==> flow/design.v <==
module and4(in1, in2, out);
	input [3:0] in1, in2;
	output[3:0] out;
	and a1(out[0], in1[0], in2[0]);
	and a2(out[1], in1[1], in2[1]);
	and a3(out[2], in1[2], in2[2]);
	and a4(out[3], in1[3], in2[3]);
endmodule
module and16(in1, in2, out);
	input [15:0] in1, in2;
	output[15:0] out;
	and4 a11(.in1(in1[3:0]), .in2(in2[3:0]), .out(out[3:0]));
	and4 a12(.in1(in1[7:4]), .in2(in2[7:4]), .out(out[7:4]));
	and4 a13(.in1(in1[11:8]), .in2(in2[11:8]), .out(out[11:8]));
	and4 a14(.in1(in1[15:12]), .in2(in2[15:12]), .out(out[15:12]));
endmodule
module or4(in1, in2, out);
	input [3:0] in1, in2;
	output[3:0] out;
	or a1(out[0], in1[0], in2[0]);
	or a2(out[1], in1[1], in2[1]);
	or a3(out[2], in1[2], in2[2]);
	or a4(out[3], in1[3], in2[3]);
endmodule
module or16(in1, in2, out);
	input [15:0] in1, in2;
	output[15:0] out;
	or4 a11(.in1(in1[3:0]), .in2(in2[3:0]), .out(out[3:0]));
	or4 a12(.in1(in1[7:4]), .in2(in2[7:4]), .out(out[7:4]));
	or4 a13(.in1(in1[11:8]), .in2(in2[11:8]), .out(out[11:8]));
	or4 a14(.in1(in1[15:12]), .in2(in2[15:12]), .out(out[15:12]));
endmodule
module complent(in, go, CK, reset, out, busy, fin);
	input  [15:0] in;
	input  go;
	input  CK, reset;
	output reg [15:0] out;
	output reg busy;
	output reg fin;
	reg [15:0] m;
	reg [15:0] o, mm, c;
	always@(posedge CK) begin
		if(reset) begin
			busy <= 1'b0;
			fin  <= 1'b0;
		end
		else begin
			fin <= 1'b0;
			if(busy == 1'b0) begin
				if(go) begin
					o  = 16'hffff ^ in;
					mm = 16'h0001;
					c  = o & mm;
					o  = o ^ mm;
					mm = c << 1;
					out  <= o;
					m    <= mm;
					busy <= 1'b1;
				end
			end
			else if(m == 16'h0000) begin
				busy <= 1'b0;
				fin  <= 1'b1;
			end
			else begin
				out <= out ^ m;
				m   <= (out & m) << 1;
			end
		end
	end
endmodule
module adder(in1, in2, go, CK, reset, out, busy, fin);
	input [15:0] in1, in2;
	input go;
	input CK, reset;
	output reg [15:0] out;
	output reg busy;
	output reg fin;
	reg [15:0] cc;
	reg [15:0] o, c, m;
	always@(posedge CK) begin
		if(reset) begin
			busy <= 1'b0;
			fin  <= 1'b0;
		end
		else begin
			fin <= 1'b0;
			if(busy == 1'b0) begin
				if(go) begin
					o = in1 ^ in2;
					c = in1 & in2;
					c = c << 1;
					if(c == 16'h0000) begin
						busy <= 1'b0;
						fin  <= 1'b1;
					end
					else begin
						m = o & c;
						o = o ^ c;
						c = m << 1;
						busy <= 1'b1;
					end
					out <= o;
					cc  <= c;
				end
			end
			else if(cc == 16'h0000) begin
				busy <= 1'b0;
				fin  <= 1'b1;
			end
			else begin
				out <= out ^ cc;
				cc  <= (out & cc) << 1;
			end
		end
	end
endmodule
module muler(in1, in2, go, CK, reset, out, busy, fin);
	input		[15:0] in1, in2;
	input		go;
	input  		CK, reset;
	output reg	[15:0] out;
	output reg  busy;
	output reg  fin;
	reg[15:0] m1, m2;
	reg[15:0] a1, a2, o;
	always @(posedge CK) begin
		if(reset) begin
			busy <= 1'b0;
			fin  <= 1'b0;
		end
		else begin
			fin <= 1'b0;
			if(busy == 1'b0 && go == 1'b0) begin
			end
			else begin
				if(busy == 1'b0) begin
					a1 = in1;
					a2 = in2;
					o  = 16'h0000;
				end
				else begin
					a1 = m1;
					a2 = m2;
					o  = out;
				end
				if(a2[0] == 1'b1)
					o = o + a1;
				a1 = a1 << 1;
				a2 = a2 >> 1;
				m1  <= a1;
				m2  <= a2;
				out <= o;
				if(a2 == 16'h0000) begin
					busy <= 1'b0;
					fin  <= 1'b1;
				end
				else
					busy <= 1'b1;
			end
		end
	end
endmodule
module diver(in1, in2, go, CK, reset, reminder, quotient, busy, fin);
	input [15:0] in1, in2;
	input go;
	input CK, reset;
	output reg [15:0] reminder, quotient;
	output reg busy;
	output reg fin;
	reg [31:0] m1, m2;
	reg [15:0] divisor;
	reg [4:0]  cnt;
	reg [31:0] t1, t2;
	reg [15:0] d;
	reg [4:0]  n;
	always @(posedge CK) begin
		if(reset) begin
			busy <= 1'b0;
			fin  <= 1'b0;
		end
		else begin
			fin <= 1'b0;
			if(busy == 1'b0 && go == 1'b0) begin
			end
			else begin
				if(busy == 1'b0) begin
					t1 = {16'h0000, in1};
					t2 = {in2, 16'h0000};
					d  = in2;
					n  = 5'b00000;
				end
				else begin
					t1 = m1;
					t2 = m2;
					d  = divisor;
					n  = cnt;
				end
				if(n < 5'b10001) begin
					if(t1[31:16] >= d)
						t1 = t1 - t2 + 1'b1;
					t1 = t1 << 1;
					n  = n + 1'b1;
					busy <= 1'b1;
				end
				else begin
					busy <= 1'b0;
					fin  <= 1'b1;
				end
				if(n == 5'b10000) begin
					if(t1[31:16] >= d)
						t1 = t1 - t2 + 1'b1;
					reminder <= t1[31:16];
					quotient <= t1[15:0];
				end
				m1      <= t1;
				m2      <= t2;
				divisor <= d;
				cnt     <= n;
			end
		end
	end
endmodule
module mux3to8(in, in1, in2, in3, in4, in5, in6, in7, select, out);
	input [15:0] in, in1, in2, in3, in4, in5, in6, in7;
	input [2:0]  select;
	output reg [15:0] out;
	always @(*) begin
		case(select)
			3'b000:out = in;
			3'b001:out = in1;
			3'b010:out = in2;
			3'b011:out = in3;
			3'b100:out = in4;
			3'b101:out = in5;
			3'b110:out = in6;
			3'b111:out = in7;
		endcase
	end
endmodule
module alu16(CK, reset, start, instruction, inputR1, inputR2, outputR, busy, done);
	input [15:0] inputR1, inputR2;
	input [2:0] instruction;
	input CK, reset, start;
	output[15:0] outputR;
	output busy;
	output done;
	reg  [2:0]  op;
	reg  [15:0] out5, out6;
	reg         finL;
	wire [3:0]  busyL;
	wire [3:0]  finU;
	wire        go;
	wire  [15:0] out, out1, out2, out3, out4, and_o, or_o;
	assign go = start & ~busy;
	adder add(
		.in1(inputR1),
		.in2(inputR2),
		.go(go & (instruction == 3'b000)),
		.CK(CK),
		.reset(reset),
		.out(out),
		.busy(busyL[0]),
		.fin(finU[0])
	);
	complent com(
		.in(inputR1),
		.go(go & (instruction == 3'b001)),
		.CK(CK),
		.reset(reset),
		.out(out1),
		.busy(busyL[1]),
		.fin(finU[1])
	);
	muler mul(
		.in1(inputR1),
		.in2(inputR2),
		.go(go & (instruction == 3'b010)),
		.CK(CK),
		.reset(reset),
		.out(out2),
		.busy(busyL[2]),
		.fin(finU[2])
	);
	diver div(
		.in1(inputR1),
		.in2(inputR2),
		.go(go & ((instruction == 3'b011) | (instruction == 3'b100))),
		.CK(CK),
		.reset(reset),
		.reminder(out3),
		.quotient(out4),
		.busy(busyL[3]),
		.fin(finU[3])
	);
	and16 and1(inputR1, inputR2, and_o);
	or16 or1(inputR1, inputR2, or_o);
	mux3to8 outp(
		.in(out),
		.in1(out1),
		.in2(out2),
		.in3(out3),
		.in4(out4),
		.in5(out5),
		.in6(out6),
		.in7(16'h0000),
		.select(op),
		.out(outputR)
	);
	always @(posedge CK) begin
		if(reset) begin
			finL <= 1'b0;
		end
		else begin
			finL <= go & ((instruction == 3'b101) | (instruction == 3'b110) | (instruction == 3'b111));
			if(go) begin
				op   <= instruction;
				out5 <= and_o;
				out6 <= or_o;
			end
		end
	end
	assign busy = busyL[0] | busyL[1] | busyL[2] | busyL[3];
	assign done = finL | finU[0] | finU[1] | finU[2] | finU[3];
endmodule
### Step by step through the tools: alu16

What the tools print for alu16, step after step.
Lines are those of the file above, counted from 1.
Operators: Yosys type, input widths -> output width; for muxes data width and select width s.
Cell names lack the library's common part.
A cell with - has no value.

* top: alu16
* clock port: CK
* standard-cell library: sky130hd
* corner: tt_025C_1v80

### Word level

Yosys after proc, flatten, opt, wreduce and memory -nomap, before mapping. Memory bits, and registers merged into a memory's read port (data or address), are not among the register bits. Print and check cells are not counted. Equal cells are merged and count once.

* register bits: 271

* reduce/logical cells: 19
* equal/unequal tests: 17
* $add $sub $neg: 6
* multiplexer cells: 62
* order comparisons: 3
* bitwise operators: 67

Operator list (number)
* $mux 16: 27
* $mux 32: 11
* $pmux 16 s8: 1
* $xor 16x16->16: 4
* $logic_not 16->1: 4
* $and 15x15->15: 4
* $ge 16x16->1: 2
* $add 32x1->32 const B: 1
* $sub 32x32->32: 1
* $add 31x1->31 const B: 1
* $sub 31x31->31: 1
* $mux 31: 1
* $mux 5: 6
* $or 1x1->1: 26
* $eq 3x3->1 const B: 8
* $and 1x1->1: 22
* $add 16x16->16: 1
* $not 16->16: 1
* $mux 1: 16
* $eq 3x2->1 const B: 4
* $not 1->1: 10
* $reduce_and 3->1: 3
* $reduce_and 2->1: 3
* $reduce_or 2->1: 3
* $eq 3x1->1 const B: 2
* $logic_not 3->1: 2
* $add 5x1->5 const B: 1
* $lt 5x5->1 const B: 1

Not listed: further kinds 4, cells in them 7.

### Logic depth

Longest topological path by Yosys (ltp), each cell counted once; first at word level (registers and memories cut), then after technology mapping (sequential cells cut; the memories' decode and read muxes count).

* depth after elaboration: 20
* ABC_AREA: 0
* depth in mapped cells: 34

### Synthesis result

Yosys stat after the flow's synthesis: flattened, memories mapped to cells. It holds for the ABC_AREA given above (unset counts as 0); a run with the other value may have another netlist.
The area totals of this step are shown rounded.

* flip-flop cells: 269
* cell count: 1895
* mapped area: 19000 sq um
* area of sequential cells: 8000 sq um

Cells by type
* edfxtp_1: number 260, total area 7.81E+03 sq um
* ha_1: number 239, total area 2.99E+03 sq um
* mux2i_1: number 76, total area 760.73 sq um
* o21ai_0: number 151, total area 755.725 sq um
* nand2_1: number 197, total area 739.459 sq um
* a21oi_1: number 144, total area 720.691 sq um
* inv_1: number 164, total area 615.59 sq um
* nor2_1: number 123, total area 461.693 sq um
* xnor2_1: number 41, total area 359.094 sq um
* a21o_1: number 43, total area 322.81 sq um
* mux4_2: number 14, total area 315.302 sq um
* and2_1: number 50, total area 312.8 sq um
* xor2_1: number 32, total area 280.269 sq um
* mux2_2: number 21, total area 236.477 sq um
* clkbuf_1: number 55, total area 206.448 sq um
* dfxtp_1: number 9, total area 180.173 sq um
* nor4_1: number 19, total area 118.864 sq um
* o211ai_1: number 15, total area 112.608 sq um

Other cell types: 60; their cells: 242.
By module: a second synthesis without flattening, with its own total; a netlist apart from the flattened one above.

* cells (unflattened synthesis): 1951
* area (unflattened synthesis): 20000 sq um

Each row is one instance without its submodules.

By module
* diver: sequential area 3600 sq um, times used 1, cells 1105, area 10000 sq um
* muler: sequential area 1400 sq um, times used 1, cells 254, area 3000 sq um
* adder: sequential area 970 sq um, times used 1, cells 219, area 2400 sq um
* complent: sequential area 970 sq um, times used 1, cells 108, area 1500 sq um
* alu16: sequential area 1100 sq um, times used 1, cells 56, area 1200 sq um
* mux3to8: sequential area 0.0 sq um, times used 1, cells 177, area 1100 sq um
* and4: sequential area 0.0 sq um, times used 4, cells 4, area 25 sq um
* or4: sequential area 0.0 sq um, times used 4, cells 4, area 25 sq um
* and16: sequential area 0.0 sq um, times used 1, cells 0, area 0.0 sq um
* or16: sequential area 0.0 sq um, times used 1, cells 0, area 0.0 sq um

### Path before layout

Path of least setup slack by OpenSTA after synthesis, without wires, with an ideal clock, recovery checks aside; 20% of the period is set as input and as output delay. Where synthesis merged equal registers, the netlist keeps one of their names.

* kind: flip-flop to flip-flop
* start: register div.busy
* end: register div.reminder[15]
* path slack: 0.785 ns
* setup time: 0.260 ns
* time at the first pin: 0.000 ns
* buffers on the path: 7
* clock period: 7.5 ns
* arrival time: 6.456 ns
* required time: 7.240 ns
* stages: 32
* delay of the path: 6.716 ns
* synthesis period reached: 6.715 ns

"delay of the path" is the arrival time less input delay plus setup time.
"stages": output pins that drive a net of the path, with the launching flip-flop's if there is one; two outputs of one cell count as two.
"synthesis period reached" = period - worst setup slack (recovery checks aside). The figure is calculated, with input and output delays left at 20% of the set period.
Between the ends stands the longest chain of elaborated cells between them, by number of cells; it is not shown to be the way that was timed. Of several equally long chains one is given.
Each line given opens the expression or statement behind the cell; cells for indexed reads and writes are added by Yosys, which also makes memories of some case tables.
A register here has more assigning lines than the two given.
The path ends at the data pin of a flip-flop with enable; ways to the enable are not counted.

* cell sequence: dfxtp_1 > buf_2 > buf_1 > buf_1 > clkbuf_1 > clkbuf_1 > a21oi_1 > ha_1 > and4_4 > a221oi_2 > o21ai_0 > o311a_1 > o31a_1 > buf_2 > clkbuf_1 > nand2_1 > o21ai_0 > o21ai_0 > inv_1 > ha_1 > inv_1 > fa_1 > nor2b_1 > o21a_1 > o211ai_1 > a21oi_1 > a21oi_1 > a31o_2 > o31a_1 > xor2_1 > nand2_1 > xnor2_1
* cells in the longest elaborated chain: 17
* elaborated cells on any way between the ends: 31
* classes of those cells: add/sub (4); compare (3); mux (17); logic (6); reduce/logical (1)

RTL lines, path after synthesis
* start, declared: line 169 `output reg busy;`
* start, assigned: line 179 `busy <= 1'b0;`
* start, assigned: line 204 `busy <= 1'b1;`
* $or 1x1->1: line 323 `assign busy = busyL[0] | busyL[1] | busyL[2] | busyL[3];`
* $not 1->1: line 255 `assign go = start & ~busy;`
* $and 1x1->1: line 255
* $and 1x1->1: line 288 `.go(go & ((instruction == 3'b011) | (instruction == 3'b100))),`
* $not 1->1: line 184 `if(busy == 1'b0 && go == 1'b0) begin`
* $logic_and 1x1->1: line 184
* $mux 32: line 184
* (+3 left out)
* $mux 31: line 200 `if(t1[31:16] >= d)`
* $mux 32: line 199 `if(n < 5'b10001) begin`
* $mux 32: line 184
* $mux 32: line 178 `if(reset) begin`
* $sub 32x32->32: line 212 `t1 = t1 - t2 + 1'b1;`
* $add 32x1->32: line 212
* $mux 32: line 211 `if(t1[31:16] >= d)`
* end, assigned: line 213 `reminder <= t1[31:16];`
* end, declared: line 168 `output reg [15:0] reminder, quotient;`

### Worst path after layout

Path of least setup slack in the final report of record 2 (OpenROAD, finished layout, wires in). Where an end is a register, its clock arrival counts in the times.

* kind: input port to flip-flop
* start: input port inputR2[7]
* end: register div.reminder[4]
* required time: 7.80 ns
* arrival time: 7.54 ns
* time at the first pin: 1.50 ns
* clock period: 7.5 ns
* buffers on the path: 2
* setup time: 0.25 ns
* stages: 27
* path slack: 0.26 ns

Between the ends stands the longest chain of elaborated cells between them, by number of cells; it is not shown to be the way that was timed. Of several equally long chains one is given.

* cell sequence: clkdlybuf4s50_1 > inv_1 > nor2_1 > a21oi_1 > ha_1 > and4_4 > a221oi_2 > o21ai_1 > o311a_1 > o31a_2 > buf_12 > nand3_1 > o211ai_1 > o21ai_0 > inv_1 > ha_1 > ha_1 > a21o_1 > a21oi_2 > a21boi_1 > a221o_1 > a21oi_2 > nand2b_1 > o31a_1 > o41ai_2 > xnor2_1 > mux2_2
* cells in the longest elaborated chain: 11
* elaborated cells on any way between the ends: 17
* source lines of those cells: 8
* classes of those cells: add/sub (4); compare (2); mux (11)

RTL lines, path post-layout
* start, declared: line 242 `input [15:0] inputR1, inputR2;`
* $mux 16: line 187 `if(busy == 1'b0) begin`
* $mux 16: line 184 `if(busy == 1'b0 && go == 1'b0) begin`
* $mux 16: line 178 `if(reset) begin`
* $ge 16x16->1: line 200 `if(t1[31:16] >= d)`
* $mux 31: line 200
* $mux 32: line 199 `if(n < 5'b10001) begin`
* $mux 32: line 184
* $mux 32: line 178
* $sub 32x32->32: line 212 `t1 = t1 - t2 + 1'b1;`
* $add 32x1->32: line 212
* $mux 32: line 211 `if(t1[31:16] >= d)`
* end, assigned: line 213 `reminder <= t1[31:16];`
* end, declared: line 168 `output reg [15:0] reminder, quotient;`

Subject: flow runs of alu16

Hi,

Measured results for alu16: 2 stored runs of the Yosys and OpenROAD flow on sky130hd. The settings differ; the order carries no meaning. The constraints put input and output delay at 20% of the set period each and load the outputs with 0.01 pF.
"critical setup path time" is the time allowed to the run's worst setup path (the clock period less input and output delay, where it has them) less its slack. Clock arrival times count: a late capture clock shortens it, a late launch clock lengthens it.
"total design power" rests on the timing tool's default activity at the inputs, not on a simulated workload.
Values from the reports are rounded here.

### Record 1

Settings: `CAP_MARGIN=30`, `CELL_PAD_IN_SITES_DETAIL_PLACEMENT=2`, `CELL_PAD_IN_SITES_GLOBAL_PLACEMENT=3`, `CORE_UTILIZATION=50`, `CTS_CLUSTER_DIAMETER=264`, `CTS_CLUSTER_SIZE=85`, `HOLD_SLACK_MARGIN=0.29`, `MAX_ROUTING_LAYER=met4`, `SETUP_SLACK_MARGIN=-0.29`, `SLEW_MARGIN=30`, `period_ns=5.05`, `CORE_MARGIN=2`

No results, placement failed with GPL-0301.

### Record 2

Settings: `CORE_UTILIZATION=40`, `period_ns=7.5`, `CAP_MARGIN=20`, `CORE_MARGIN=2`, `SLEW_MARGIN=20`

- Setup slack of the critical path: 0.26 ns
- Standard-cell area after layout: 23000 sq um
- Die area: 49000 sq um
- Smallest hold slack: 0.57 ns
- Synthesis area: 19000 sq um
- Total design power: 4.7 mW
- Critical setup path time: 5.74 ns
- Kind of the worst setup path: input port to flip-flop
- Setup total negative slack: 0.000 ns

Regards
